==> flow/design.v <==
`timescale 1ns/1ps
module e0 (x, y);
	input [31:0] x;
	output [31:0] y;
	assign y = {x[1:0],x[31:2]} ^ {x[12:0],x[31:13]} ^ {x[21:0],x[31:22]};
endmodule
module e1 (x, y);
	input [31:0] x;
	output [31:0] y;
	assign y = {x[5:0],x[31:6]} ^ {x[10:0],x[31:11]} ^ {x[24:0],x[31:25]};
endmodule
module ch (x, y, z, o);
	input [31:0] x, y, z;
	output [31:0] o;
	assign o = z ^ (x & (y ^ z));
endmodule
module maj (x, y, z, o);
	input [31:0] x, y, z;
	output [31:0] o;
	assign o = (x & y) | (z & (x | y));
endmodule
module s0 (x, y);
	input [31:0] x;
	output [31:0] y;
	assign y[31:29] = x[6:4] ^ x[17:15];
	assign y[28:0] = {x[3:0], x[31:7]} ^ {x[14:0],x[31:18]} ^ x[31:3];
endmodule
module s1 (x, y);
	input [31:0] x;
	output [31:0] y;
	assign y[31:22] = x[16:7] ^ x[18:9];
	assign y[21:0] = {x[6:0],x[31:17]} ^ {x[8:0],x[31:19]} ^ x[31:10];
endmodule
`timescale 1ns/1ps
module sha256_transform #(
	parameter LOOP = 6'd4
) (
	input clk,
	input feedback,
	input [5:0] cnt,
	input [255:0] rx_state,
	input [511:0] rx_input,
	output reg [255:0] tx_hash
);
	localparam Ks = {
		32'h428a2f98, 32'h71374491, 32'hb5c0fbcf, 32'he9b5dba5,
		32'h3956c25b, 32'h59f111f1, 32'h923f82a4, 32'hab1c5ed5,
		32'hd807aa98, 32'h12835b01, 32'h243185be, 32'h550c7dc3,
		32'h72be5d74, 32'h80deb1fe, 32'h9bdc06a7, 32'hc19bf174,
		32'he49b69c1, 32'hefbe4786, 32'h0fc19dc6, 32'h240ca1cc,
		32'h2de92c6f, 32'h4a7484aa, 32'h5cb0a9dc, 32'h76f988da,
		32'h983e5152, 32'ha831c66d, 32'hb00327c8, 32'hbf597fc7,
		32'hc6e00bf3, 32'hd5a79147, 32'h06ca6351, 32'h14292967,
		32'h27b70a85, 32'h2e1b2138, 32'h4d2c6dfc, 32'h53380d13,
		32'h650a7354, 32'h766a0abb, 32'h81c2c92e, 32'h92722c85,
		32'ha2bfe8a1, 32'ha81a664b, 32'hc24b8b70, 32'hc76c51a3,
		32'hd192e819, 32'hd6990624, 32'hf40e3585, 32'h106aa070,
		32'h19a4c116, 32'h1e376c08, 32'h2748774c, 32'h34b0bcb5,
		32'h391c0cb3, 32'h4ed8aa4a, 32'h5b9cca4f, 32'h682e6ff3,
		32'h748f82ee, 32'h78a5636f, 32'h84c87814, 32'h8cc70208,
		32'h90befffa, 32'ha4506ceb, 32'hbef9a3f7, 32'hc67178f2};
	genvar i;
	generate
		for (i = 0; i < 64/LOOP; i = i + 1) begin : HASHERS
			wire [511:0] W;
			wire [255:0] state;
			if(i == 0)
				sha256_digester U (
					.clk(clk),
					.k(Ks[32*(63-cnt) +: 32]),
					.rx_w(feedback ? W : rx_input),
					.rx_state(feedback ? state : rx_state),
					.tx_w(W),
					.tx_state(state)
				);
			else
				sha256_digester U (
					.clk(clk),
					.k(Ks[32*(63-LOOP*i-cnt) +: 32]),
					.rx_w(feedback ? W : HASHERS[i-1].W),
					.rx_state(feedback ? state : HASHERS[i-1].state),
					.tx_w(W),
					.tx_state(state)
				);
		end
	endgenerate
	always @ (posedge clk)
	begin
		if (!feedback)
		begin
			tx_hash[(((0)+1)*(32)-1):((0)*(32))] <= rx_state[(((0)+1)*(32)-1):((0)*(32))] + HASHERS[64/LOOP-6'd1].state[(((0)+1)*(32)-1):((0)*(32))];
			tx_hash[(((1)+1)*(32)-1):((1)*(32))] <= rx_state[(((1)+1)*(32)-1):((1)*(32))] + HASHERS[64/LOOP-6'd1].state[(((1)+1)*(32)-1):((1)*(32))];
			tx_hash[(((2)+1)*(32)-1):((2)*(32))] <= rx_state[(((2)+1)*(32)-1):((2)*(32))] + HASHERS[64/LOOP-6'd1].state[(((2)+1)*(32)-1):((2)*(32))];
			tx_hash[(((3)+1)*(32)-1):((3)*(32))] <= rx_state[(((3)+1)*(32)-1):((3)*(32))] + HASHERS[64/LOOP-6'd1].state[(((3)+1)*(32)-1):((3)*(32))];
			tx_hash[(((4)+1)*(32)-1):((4)*(32))] <= rx_state[(((4)+1)*(32)-1):((4)*(32))] + HASHERS[64/LOOP-6'd1].state[(((4)+1)*(32)-1):((4)*(32))];
			tx_hash[(((5)+1)*(32)-1):((5)*(32))] <= rx_state[(((5)+1)*(32)-1):((5)*(32))] + HASHERS[64/LOOP-6'd1].state[(((5)+1)*(32)-1):((5)*(32))];
			tx_hash[(((6)+1)*(32)-1):((6)*(32))] <= rx_state[(((6)+1)*(32)-1):((6)*(32))] + HASHERS[64/LOOP-6'd1].state[(((6)+1)*(32)-1):((6)*(32))];
			tx_hash[(((7)+1)*(32)-1):((7)*(32))] <= rx_state[(((7)+1)*(32)-1):((7)*(32))] + HASHERS[64/LOOP-6'd1].state[(((7)+1)*(32)-1):((7)*(32))];
		end
	end
endmodule
module sha256_digester (clk, k, rx_w, rx_state, tx_w, tx_state);
	input clk;
	input [31:0] k;
	input [511:0] rx_w;
	input [255:0] rx_state;
	output reg [511:0] tx_w;
	output reg [255:0] tx_state;
	wire [31:0] e0_w, e1_w, ch_w, maj_w, s0_w, s1_w;
	e0	e0_blk	(rx_state[(((0)+1)*(32)-1):((0)*(32))], e0_w);
	e1	e1_blk	(rx_state[(((4)+1)*(32)-1):((4)*(32))], e1_w);
	ch	ch_blk	(rx_state[(((4)+1)*(32)-1):((4)*(32))], rx_state[(((5)+1)*(32)-1):((5)*(32))], rx_state[(((6)+1)*(32)-1):((6)*(32))], ch_w);
	maj	maj_blk	(rx_state[(((0)+1)*(32)-1):((0)*(32))], rx_state[(((1)+1)*(32)-1):((1)*(32))], rx_state[(((2)+1)*(32)-1):((2)*(32))], maj_w);
	s0	s0_blk	(rx_w[63:32], s0_w);
	s1	s1_blk	(rx_w[479:448], s1_w);
	wire [31:0] t1 = rx_state[(((7)+1)*(32)-1):((7)*(32))] + e1_w + ch_w + rx_w[31:0] + k;
	wire [31:0] t2 = e0_w + maj_w;
	wire [31:0] new_w = s1_w + rx_w[319:288] + s0_w + rx_w[31:0];
	always @ (posedge clk)
	begin
		tx_w[511:480] <= new_w;
		tx_w[479:0] <= rx_w[511:32];
		tx_state[(((7)+1)*(32)-1):((7)*(32))] <= rx_state[(((6)+1)*(32)-1):((6)*(32))];
		tx_state[(((6)+1)*(32)-1):((6)*(32))] <= rx_state[(((5)+1)*(32)-1):((5)*(32))];
		tx_state[(((5)+1)*(32)-1):((5)*(32))] <= rx_state[(((4)+1)*(32)-1):((4)*(32))];
		tx_state[(((4)+1)*(32)-1):((4)*(32))] <= rx_state[(((3)+1)*(32)-1):((3)*(32))] + t1;
		tx_state[(((3)+1)*(32)-1):((3)*(32))] <= rx_state[(((2)+1)*(32)-1):((2)*(32))];
		tx_state[(((2)+1)*(32)-1):((2)*(32))] <= rx_state[(((1)+1)*(32)-1):((1)*(32))];
		tx_state[(((1)+1)*(32)-1):((1)*(32))] <= rx_state[(((0)+1)*(32)-1):((0)*(32))];
		tx_state[(((0)+1)*(32)-1):((0)*(32))] <= t1 + t2;
	end
endmodule
`timescale 1ns/1ps
module fpgaminer_top (clk, rst, midstate, data, mask, golden_nonce, golden_valid);
   parameter LOOP_LOG2 = 5;
   localparam [5:0] LOOP = (6'd1 << LOOP_LOG2);
   localparam [31:0] GOLDEN_NONCE_OFFSET = (32'd1 << (7 - LOOP_LOG2)) + 32'd1;
   input clk;
   input rst;
   input [255:0] midstate;
   input [95:0]  data;
   input [31:0]  mask;
   output reg [31:0] golden_nonce;
   output reg 	     golden_valid;
   reg [255:0] state;
   reg [511:0] data_r;
   reg [31:0]  nonce;
   wire        hash_clk = clk;
   wire [255:0] hash, hash2;
   reg [5:0] 	cnt;
   reg 		feedback;
   sha256_transform #(.LOOP(LOOP)) uut (
					.clk(hash_clk),
					.feedback(feedback),
					.cnt(cnt),
					.rx_state(state),
					.rx_input(data_r),
					.tx_hash(hash)
					);
   sha256_transform #(.LOOP(LOOP)) uut2 (
					 .clk(hash_clk),
					 .feedback(feedback),
					 .cnt(cnt),
					 .rx_state(256'h5be0cd191f83d9ab9b05688c510e527fa54ff53a3c6ef372bb67ae856a09e667),
					 .rx_input({256'h0000010000000000000000000000000000000000000000000000000080000000, hash}),
					 .tx_hash(hash2)
					 );
   reg [255:0] 	midstate_buf, data_buf;
   reg [31:0] 	mask_buf;
   reg 		is_golden_ticket;
   reg 		feedback_d1;
   reg [2:0] 	primed;
   wire [5:0] 	cnt_next;
   wire [31:0] 	nonce_next;
   wire 	feedback_next;
   wire 	reset = rst;
   assign cnt_next =  reset ? 6'd0 : (LOOP == 1) ? 6'd0 : (cnt + 6'd1) & (LOOP-1);
   assign feedback_next = (LOOP == 1) ? 1'b0 : (cnt_next != {(LOOP_LOG2){1'b0}});
   assign nonce_next =
		      reset ? 32'd0 :
		      feedback_next ? nonce : (nonce + 32'd1);
   always @ (posedge hash_clk)
     begin
	midstate_buf <= midstate;
	data_buf <= {160'd0, data};
	mask_buf <= mask;
	cnt <= cnt_next;
	feedback <= feedback_next;
	feedback_d1 <= feedback;
	state <= midstate_buf;
	data_r <= {384'h000002800000000000000000000000000000000000000000000000000000000000000000000000000000000080000000, nonce_next, data_buf[95:0]};
	nonce <= nonce_next;
	if (reset)
	  primed <= 3'd0;
	else if (!feedback_d1 && primed != 3'd6)
	  primed <= primed + 3'd1;
	is_golden_ticket <= ((hash2[255:224] & mask_buf) == 32'h00000000) && !feedback_d1 && (primed == 3'd6) && !reset;
	if(is_golden_ticket)
	  begin
	     if (LOOP == 1)
	       golden_nonce <= nonce - 32'd131;
	     else if (LOOP == 2)
	       golden_nonce <= nonce - 32'd66;
	     else
	       golden_nonce <= nonce - GOLDEN_NONCE_OFFSET;
	  end
	golden_valid <= is_golden_ticket && !reset;
     end
endmodule
# Reports on fpgaminer_top
# Tool output for the design above before and after an edit, in the order of the flow.
# Lines under "orig" count in the file above, lines under "edited" in the edited file.
# "change" is "edited" less "orig", of the values as shown; "change_rel_pct" is that difference over "orig", in percent.
# Cell names lack the library's common part.
# A cell with n/a has no value.
# inputs
top	fpgaminer_top
clock	clk
library	sky130hd
lib_corner	tt_025C_1v80

# Diff
# The edit as a unified diff against the file above.
# This change comes from a script, not from a designer. The edited design behaves differently; no optimisation was intended.
# begin of diff
@@ -24,5 +24,5 @@
 	output [31:0] y;
 	assign y[31:29] = x[6:4] ^ x[17:15];
-	assign y[28:0] = {x[3:0], x[31:7]} ^ {x[14:0],x[31:18]} ^ x[31:3];
+	assign y[28:0] = ({x[3:0], x[31:7]} | {x[14:0],x[31:18]}) ^ x[31:3];
 endmodule
 module s1 (x, y);
# end of diff

# Word level
# Yosys after proc, flatten, opt, wreduce and memory -nomap, before mapping. Memory bits, and registers merged into a memory's read port (data or address), are not among the register bits. Print and check cells are not counted. Equal cells are merged and count once.
# bits
element	orig	edited	change	change_rel_pct
regBits	4428	4428	0	0.00
input_bits	386	386	0	0.00
output_inout_bits	33	33	0	0.00
wordCells	180	180	0	0.00
# classes
element	orig	edited	change	change_rel_pct
n_addsub	62	62	0	0.00
eq_ne	2	2	0	0.00
n_shift	2	2	0	0.00
mux	11	11	0	0.00
logic	69	69	0	0.00
reduce_and_logical	9	9	0	0.00
# ops
op	orig	edited	change	change_rel_pct
bitwise XOR 29 bit	8	4	-4	-50.00
OR 29 bit	0	4	4	n/a
adder 32 bit	48	48	0	0.00
bitwise XOR 32 bit	24	24	0	0.00
AND 32 bit	13	13	0	0.00
OR 32 bit	8	8	0	0.00
bitwise XOR 22 bit	8	8	0	0.00
logical AND 1 bit	5	5	0	0.00
2-to-1 mux 256 bit	4	4	0	0.00
bitwise XOR 10 bit	4	4	0	0.00
bitwise XOR 3 bit	4	4	0	0.00
adder 31 x 32 -> 32 bit with constant A	3	3	0	0.00
adder 32 bit with constant A	3	3	0	0.00
zero test 1 bit	2	2	0	0.00
2-to-1 mux 32 bit	2	2	0	0.00
2-to-1 mux 480 bit	2	2	0	0.00
2-to-1 mux 512 bit	2	2	0	0.00
indexed select 2048 x 32 -> 32 bit with constant A	2	2	0	0.00
adder 29 x 32 -> 32 bit with constant A	1	1	0	0.00
adder 3 x 1 -> 3 bit with constant B	1	1	0	0.00
adder 30 x 32 -> 32 bit with constant A	1	1	0	0.00
adder 32 x 1 -> 32 bit with constant B	1	1	0	0.00
adder 5 x 1 -> 5 bit with constant B	1	1	0	0.00
equality test 3 bit with constant B	1	1	0	0.00
zero test 32 bit	1	1	0	0.00
2-to-1 mux 5 bit	1	1	0	0.00
inequality test 3 bit with constant B	1	1	0	0.00
nonzero test 6 bit	1	1	0	0.00
# Not every row of either side is listed.

# Longest topological paths
# Longest topological path by Yosys (ltp), each cell counted once; first at word level (registers and memories cut), then after technology mapping (sequential cells cut; the memories' decode and read muxes count).
# logic_depth
element	orig	edited	change	change_rel_pct
depth_word	8	8	0	0.00
abc_area	0	0	n/a	n/a
mapped_depth	43	43	0	0.00
depth_no_buf	40	39	-1	-2.50

# Synthesis result
# The flow's flattened synthesis, as Yosys stat reports it; memories are mapped. The netlist is that of the ABC_AREA named above (0 if unset); the other value can give another one.
# types
type	orig	edited	change	change_rel_pct
buf_2	211	66	-145	-68.72
clkbuf_1	271	392	121	44.65
xnor2_1	1470	1402	-68	-4.63
nand2_1	620	684	64	10.32
nor2_1	668	619	-49	-7.34
inv_1	1676	1631	-45	-2.68
nor2b_1	98	129	31	31.63
a21oi_1	661	642	-19	-2.87
nor3_1	117	98	-19	-16.24
and2_1	753	736	-17	-2.26
o31ai_1	44	27	-17	-38.64
o2111ai_1	27	11	-16	-59.26
a211o_1	20	10	-10	-50.00
o21a_1	142	133	-9	-6.34
a21boi_0	47	39	-8	-17.02
nand3_1	135	128	-7	-5.19
o211a_1	12	5	-7	-58.33
a211oi_1	74	80	6	8.11
# Not every row of either side is listed.
# synth_totals
element	orig	edited	change	change_rel_pct
cells	17019	16779	-240	-1.41
mapped_area_um2	189234.0	187329.7	-1904.3	-1.01
seqArea_um2	86723.2	86723.2	0.0	0.00
ff_cells	4172	4172	0	0.00
buffers	541	518	-23	-4.25
# The figures by module come from a second, unflattened synthesis with its own total; it is not the netlist above.
# unflattened
element	orig	edited	change	change_rel_pct
hier_cells	18898	19014	116	0.61
hier_area_um2	221786.5	220465.2	-1321.3	-0.60
# Rows give one instance, submodules left out.
# by_module_orig
module	n_inst	n_cells	area_um2	mod_seq_area_um2
sha256_digester	4	2051	26072.5	15374.7
sha256_transform (LOOP=32)	2	4401	41997.8	7687.4
fpgaminer_top	1	1124	18611.6	16575.9
e0	4	32	772.0	0.0
e1	4	32	764.5	0.0
s0	4	32	719.4	0.0
s1	4	32	625.6	0.0
ch	4	32	480.5	0.0
maj	4	32	360.3	0.0
# by_module_edited
module	n_inst	n_cells	area_um2	mod_seq_area_um2
sha256_digester	4	2051	26072.5	15374.7
sha256_transform (LOOP=32)	2	4401	41997.8	7687.4
fpgaminer_top	1	1124	18611.6	16575.9
e0	4	32	772.0	0.0
e1	4	32	764.5	0.0
s1	4	32	625.6	0.0
ch	4	32	480.5	0.0
s0	4	61	389.1	0.0
maj	4	32	360.3	0.0

# Worst setup path after synthesis
# OpenSTA on the mapped netlist: ideal clock, no wires. The path of least setup slack (recovery checks aside). Input and output delay are each 20% of the period. Register names are those of the netlist, which keeps one name where synthesis merged equal registers.
# synth_timing
element	orig	edited	change	change_rel_pct
path_kind	reg2reg	reg2reg	n/a	n/a
from	register feedback	register feedback	n/a	n/a
to	register uut2.HASHERS[0].genblk1.U.tx_state[153]	register uut2.HASHERS[0].genblk1.U.tx_state[30]	n/a	n/a
clock_period_ns	12.0	12.0	0.0	0.00
setup_ns	0.072	0.072	0.000	n/a
launch_ns	0.000	0.000	0.000	n/a
arrival_ns	16.415	16.416	0.001	0.01
required_time_ns	11.928	11.928	0.000	0.00
path_slack_ns	-4.487	-4.488	-0.001	n/a
delay_ns	16.487	16.488	0.001	0.01
driving_pins	35	37	2	5.71
path_buffers	5	4	-1	-20.00
period_less_setup_slack_ns	16.487	16.488	0.001	0.01
# "delay_ns" = arrival - input delay + setup time.
# "driving_pins": output pins that drive a net of the path, with the launching flip-flop's if there is one; two outputs of one cell count as two.
# "period_less_setup_slack_ns" = period - worst setup slack (recovery checks aside). The figure is calculated, with input and output delays left at 20% of the set period.
# Between the ends stands the longest chain of elaborated cells between them, by number of cells; it is not shown to be the way that was timed. Of several equally long chains one is given.
# Each line given opens the expression or statement behind the cell; cells for indexed reads and writes are added by Yosys, which also makes memories of some case tables.
# synth_between_orig
path_cell_list	dfxtp_1 buf_2 buf_2 buf_2 inv_1 clkbuf_1 clkbuf_1 nor2_1 fa_1 fa_1 fa_1 inv_1 ha_1 a21o_1 a311o_1 o311a_1 nor2_1 o21ai_0 a31o_2 a21o_1 a21oi_1 o21ba_2 xnor2_1 ha_1 a21o_1 a2111oi_0 o21ai_0 a31oi_1 o211ai_1 a311oi_1 a2111oi_1 or3_1 a21o_1 a21oi_1 xnor2_1
elab_chain_len	8
cells_between	12
cone_lines	6
cone_classes	5 x add/sub; 2 x mux; 5 x logic
# synth_rtl_orig
element	line	source
from (decl)	151	reg feedback;
from (assign)	188	feedback <= feedback_next;
2-to-1 mux 256 bit	72	.rx_state(feedback ? state : rx_state),
bitwise XOR 32 bit (2 in a row)	10	assign y = {x[5:0],x[31:6]} ^ {x[10:0],x[31:11]} ^ {x[24:0],x[31:25]};
adder 32 bit (4 in a row)	116	wire [31:0] t1 = rx_state[(((7)+1)*(32)-1):((7)*(32))] + e1_w + ch_w + rx_w[31:0] + k;
adder 32 bit	126	tx_state[(((4)+1)*(32)-1):((4)*(32))] <= rx_state[(((3)+1)*(32)-1):((3)*(32))] + t1;
to (assign)	126
to (decl)	108	output reg [255:0] tx_state;
# synth_between_edited
path_cell_list	dfxtp_1 buf_2 buf_2 inv_1 clkbuf_1 buf_1 nor2_1 fa_1 fa_1 fa_1 inv_1 ha_1 fa_1 a21oi_1 o211ai_1 a21oi_1 o21ai_0 a21oi_1 a21oi_1 xor2_1 inv_1 fa_1 inv_1 ha_1 a21o_1 a21o_1 a21oi_1 a21bo_2 a21o_1 a21o_1 a21oi_1 a21oi_1 a41oi_1 nand2_1 a31o_2 a21oi_1 xnor2_1
elab_chain_len	8
cells_between	19
cone_lines	9
cone_classes	6 x add/sub; 2 x mux; 11 x logic
# synth_rtl_edited
element	line	source
from (decl)	151	reg feedback;
from (assign)	188	feedback <= feedback_next;
2-to-1 mux 256 bit	72	.rx_state(feedback ? state : rx_state),
bitwise XOR 32 bit (2 in a row)	10	assign y = {x[5:0],x[31:6]} ^ {x[10:0],x[31:11]} ^ {x[24:0],x[31:25]};
adder 32 bit (4 in a row)	116	wire [31:0] t1 = rx_state[(((7)+1)*(32)-1):((7)*(32))] + e1_w + ch_w + rx_w[31:0] + k;
adder 32 bit	130	tx_state[(((0)+1)*(32)-1):((0)*(32))] <= t1 + t2;
to (assign)	130
to (decl)	108	output reg [255:0] tx_state;

# Path in the finished layout
# From the final timing report of each run of pair A: the path of least setup slack in the routed layout; clock arrival at registers is part of the times.
# layout_timing
element	orig	edited	change	change_rel_pct
path_kind	reg2reg	reg2reg	n/a	n/a
from	register cnt[1]	register cnt[0]	n/a	n/a
to	register uut2.HASHERS[1].genblk1.U.tx_state[31]	register uut.HASHERS[1].genblk1.U.tx_state[157]	n/a	n/a
clock_period_ns	10.9	10.9	0.0	0.00
setup_ns	0.12	0.11	-0.01	n/a
launch_ns	0.96	0.98	0.02	2.08
arrival_ns	11.06	10.84	-0.22	-1.99
required_time_ns	11.78	11.77	-0.01	-0.08
path_slack_ns	0.71	0.93	0.22	n/a
driving_pins	34	38	4	11.76
path_buffers	0	1	1	n/a
# Between the ends stands the longest chain of elaborated cells between them, by number of cells; it is not shown to be the way that was timed. Of several equally long chains one is given.
# layout_between_orig
path_cell_list	dfxtp_1 clkinv_1 ha_1 nor2_1 or3_1 o21ai_0 o21ai_0 fa_1 inv_1 fa_1 fa_1 inv_1 fa_1 a21o_1 a21oi_1 o211a_1 nor4_2 or2_2 a21o_1 a21oi_1 xnor2_1 fa_1 ha_1 a21o_1 a21o_1 nor3b_1 a21oi_1 nor2_1 a2111oi_0 nor4_1 o21bai_1 a21oi_1 o21ai_0 xor2_1
elab_chain_len	4
cells_between	4
cone_lines	3
cone_classes	3 x add/sub; 1 x shift
# layout_rtl_orig
element	line	source
from (assign)	187	cnt <= cnt_next;
subtractor 5 x 5 -> 6 bit	79	.k(Ks[32*(63-LOOP*i-cnt) +: 32]),
indexed select 2048 x 32 -> 32 bit	79
adder 32 bit	116	wire [31:0] t1 = rx_state[(((7)+1)*(32)-1):((7)*(32))] + e1_w + ch_w + rx_w[31:0] + k;
adder 32 bit	130	tx_state[(((0)+1)*(32)-1):((0)*(32))] <= t1 + t2;
to (assign)	130
to (decl)	108	output reg [255:0] tx_state;
# layout_between_edited
path_cell_list	dfxtp_1 clkinv_1 buf_4 ha_1 nor2_1 a21oi_1 nor2_1 o31ai_1 xnor2_1 ha_1 a21oi_1 fa_1 fa_1 inv_1 ha_1 fa_1 a21oi_1 nor2b_1 [... 2 more ...] a21o_1 a21o_1 xnor2_1 inv_1 ha_1 o21ai_0 o21ai_0 nand4b_1 a211oi_1 o31ai_1 a21oi_1 maj3_1 a21oi_1 a211oi_1 o31ai_1 maj3_2 a21oi_2 o311ai_0
elab_chain_len	4
cells_between	4
cone_lines	3
cone_classes	3 x add/sub; 1 x shift
# layout_rtl_edited
element	line	source
from (assign)	187	cnt <= cnt_next;
subtractor 5 x 5 -> 6 bit	79	.k(Ks[32*(63-LOOP*i-cnt) +: 32]),
indexed select 2048 x 32 -> 32 bit	79
adder 32 bit	116	wire [31:0] t1 = rx_state[(((7)+1)*(32)-1):((7)*(32))] + e1_w + ch_w + rx_w[31:0] + k;
adder 32 bit	126	tx_state[(((4)+1)*(32)-1):((4)*(32))] <= rx_state[(((3)+1)*(32)-1):((3)*(32))] + t1;
to (assign)	126
to (decl)	108	output reg [255:0] tx_state;

# Layout results
# Runs of the flow (Yosys, OpenROAD) on both versions; the two runs of a pair have the same settings. The constraints put input and output delay at 20% of the set period each and load the outputs with 0.01 pF.
# flow_settings_pair_A
CORE_UTILIZATION	45
PLACE_DENSITY	0.6
period_ns	10.9
CAP_MARGIN	20
CORE_MARGIN	2
SLEW_MARGIN	20
# measured_pair_A
element	orig	edited	change	change_rel_pct
post_synth_area_um2	189234.0	187329.7	-1904.3	-1.01
design_die_area_um2	425724.0	421467.0	-4257.0	-1.00
cell_area_final_um2	217256.0	215992.0	-1264.0	-0.58
timing.setup.ws_ns	0.714	0.926	0.212	n/a
tns_setup_ns	0.000	0.000	0.000	n/a
worst_hold_slack_ns	0.304	0.297	-0.007	n/a
# flow_settings_pair_B
CORE_MARGIN	6
CORE_UTILIZATION	34
HOLD_SLACK_MARGIN	0.18
MIN_ROUTING_LAYER	met1
SLEW_MARGIN	35
period_ns	11.7
CAP_MARGIN	20
# measured_pair_B
element	orig	edited	change	change_rel_pct
post_synth_area_um2	189234.0	187329.7	-1904.3	-1.01
design_die_area_um2	574617.0	568931.0	-5686.0	-0.99
cell_area_final_um2	219946.0	218258.0	-1688.0	-0.77
timing.setup.ws_ns	1.659	1.476	-0.183	n/a
tns_setup_ns	0.000	0.000	0.000	n/a
worst_hold_slack_ns	0.215	0.265	0.050	n/a
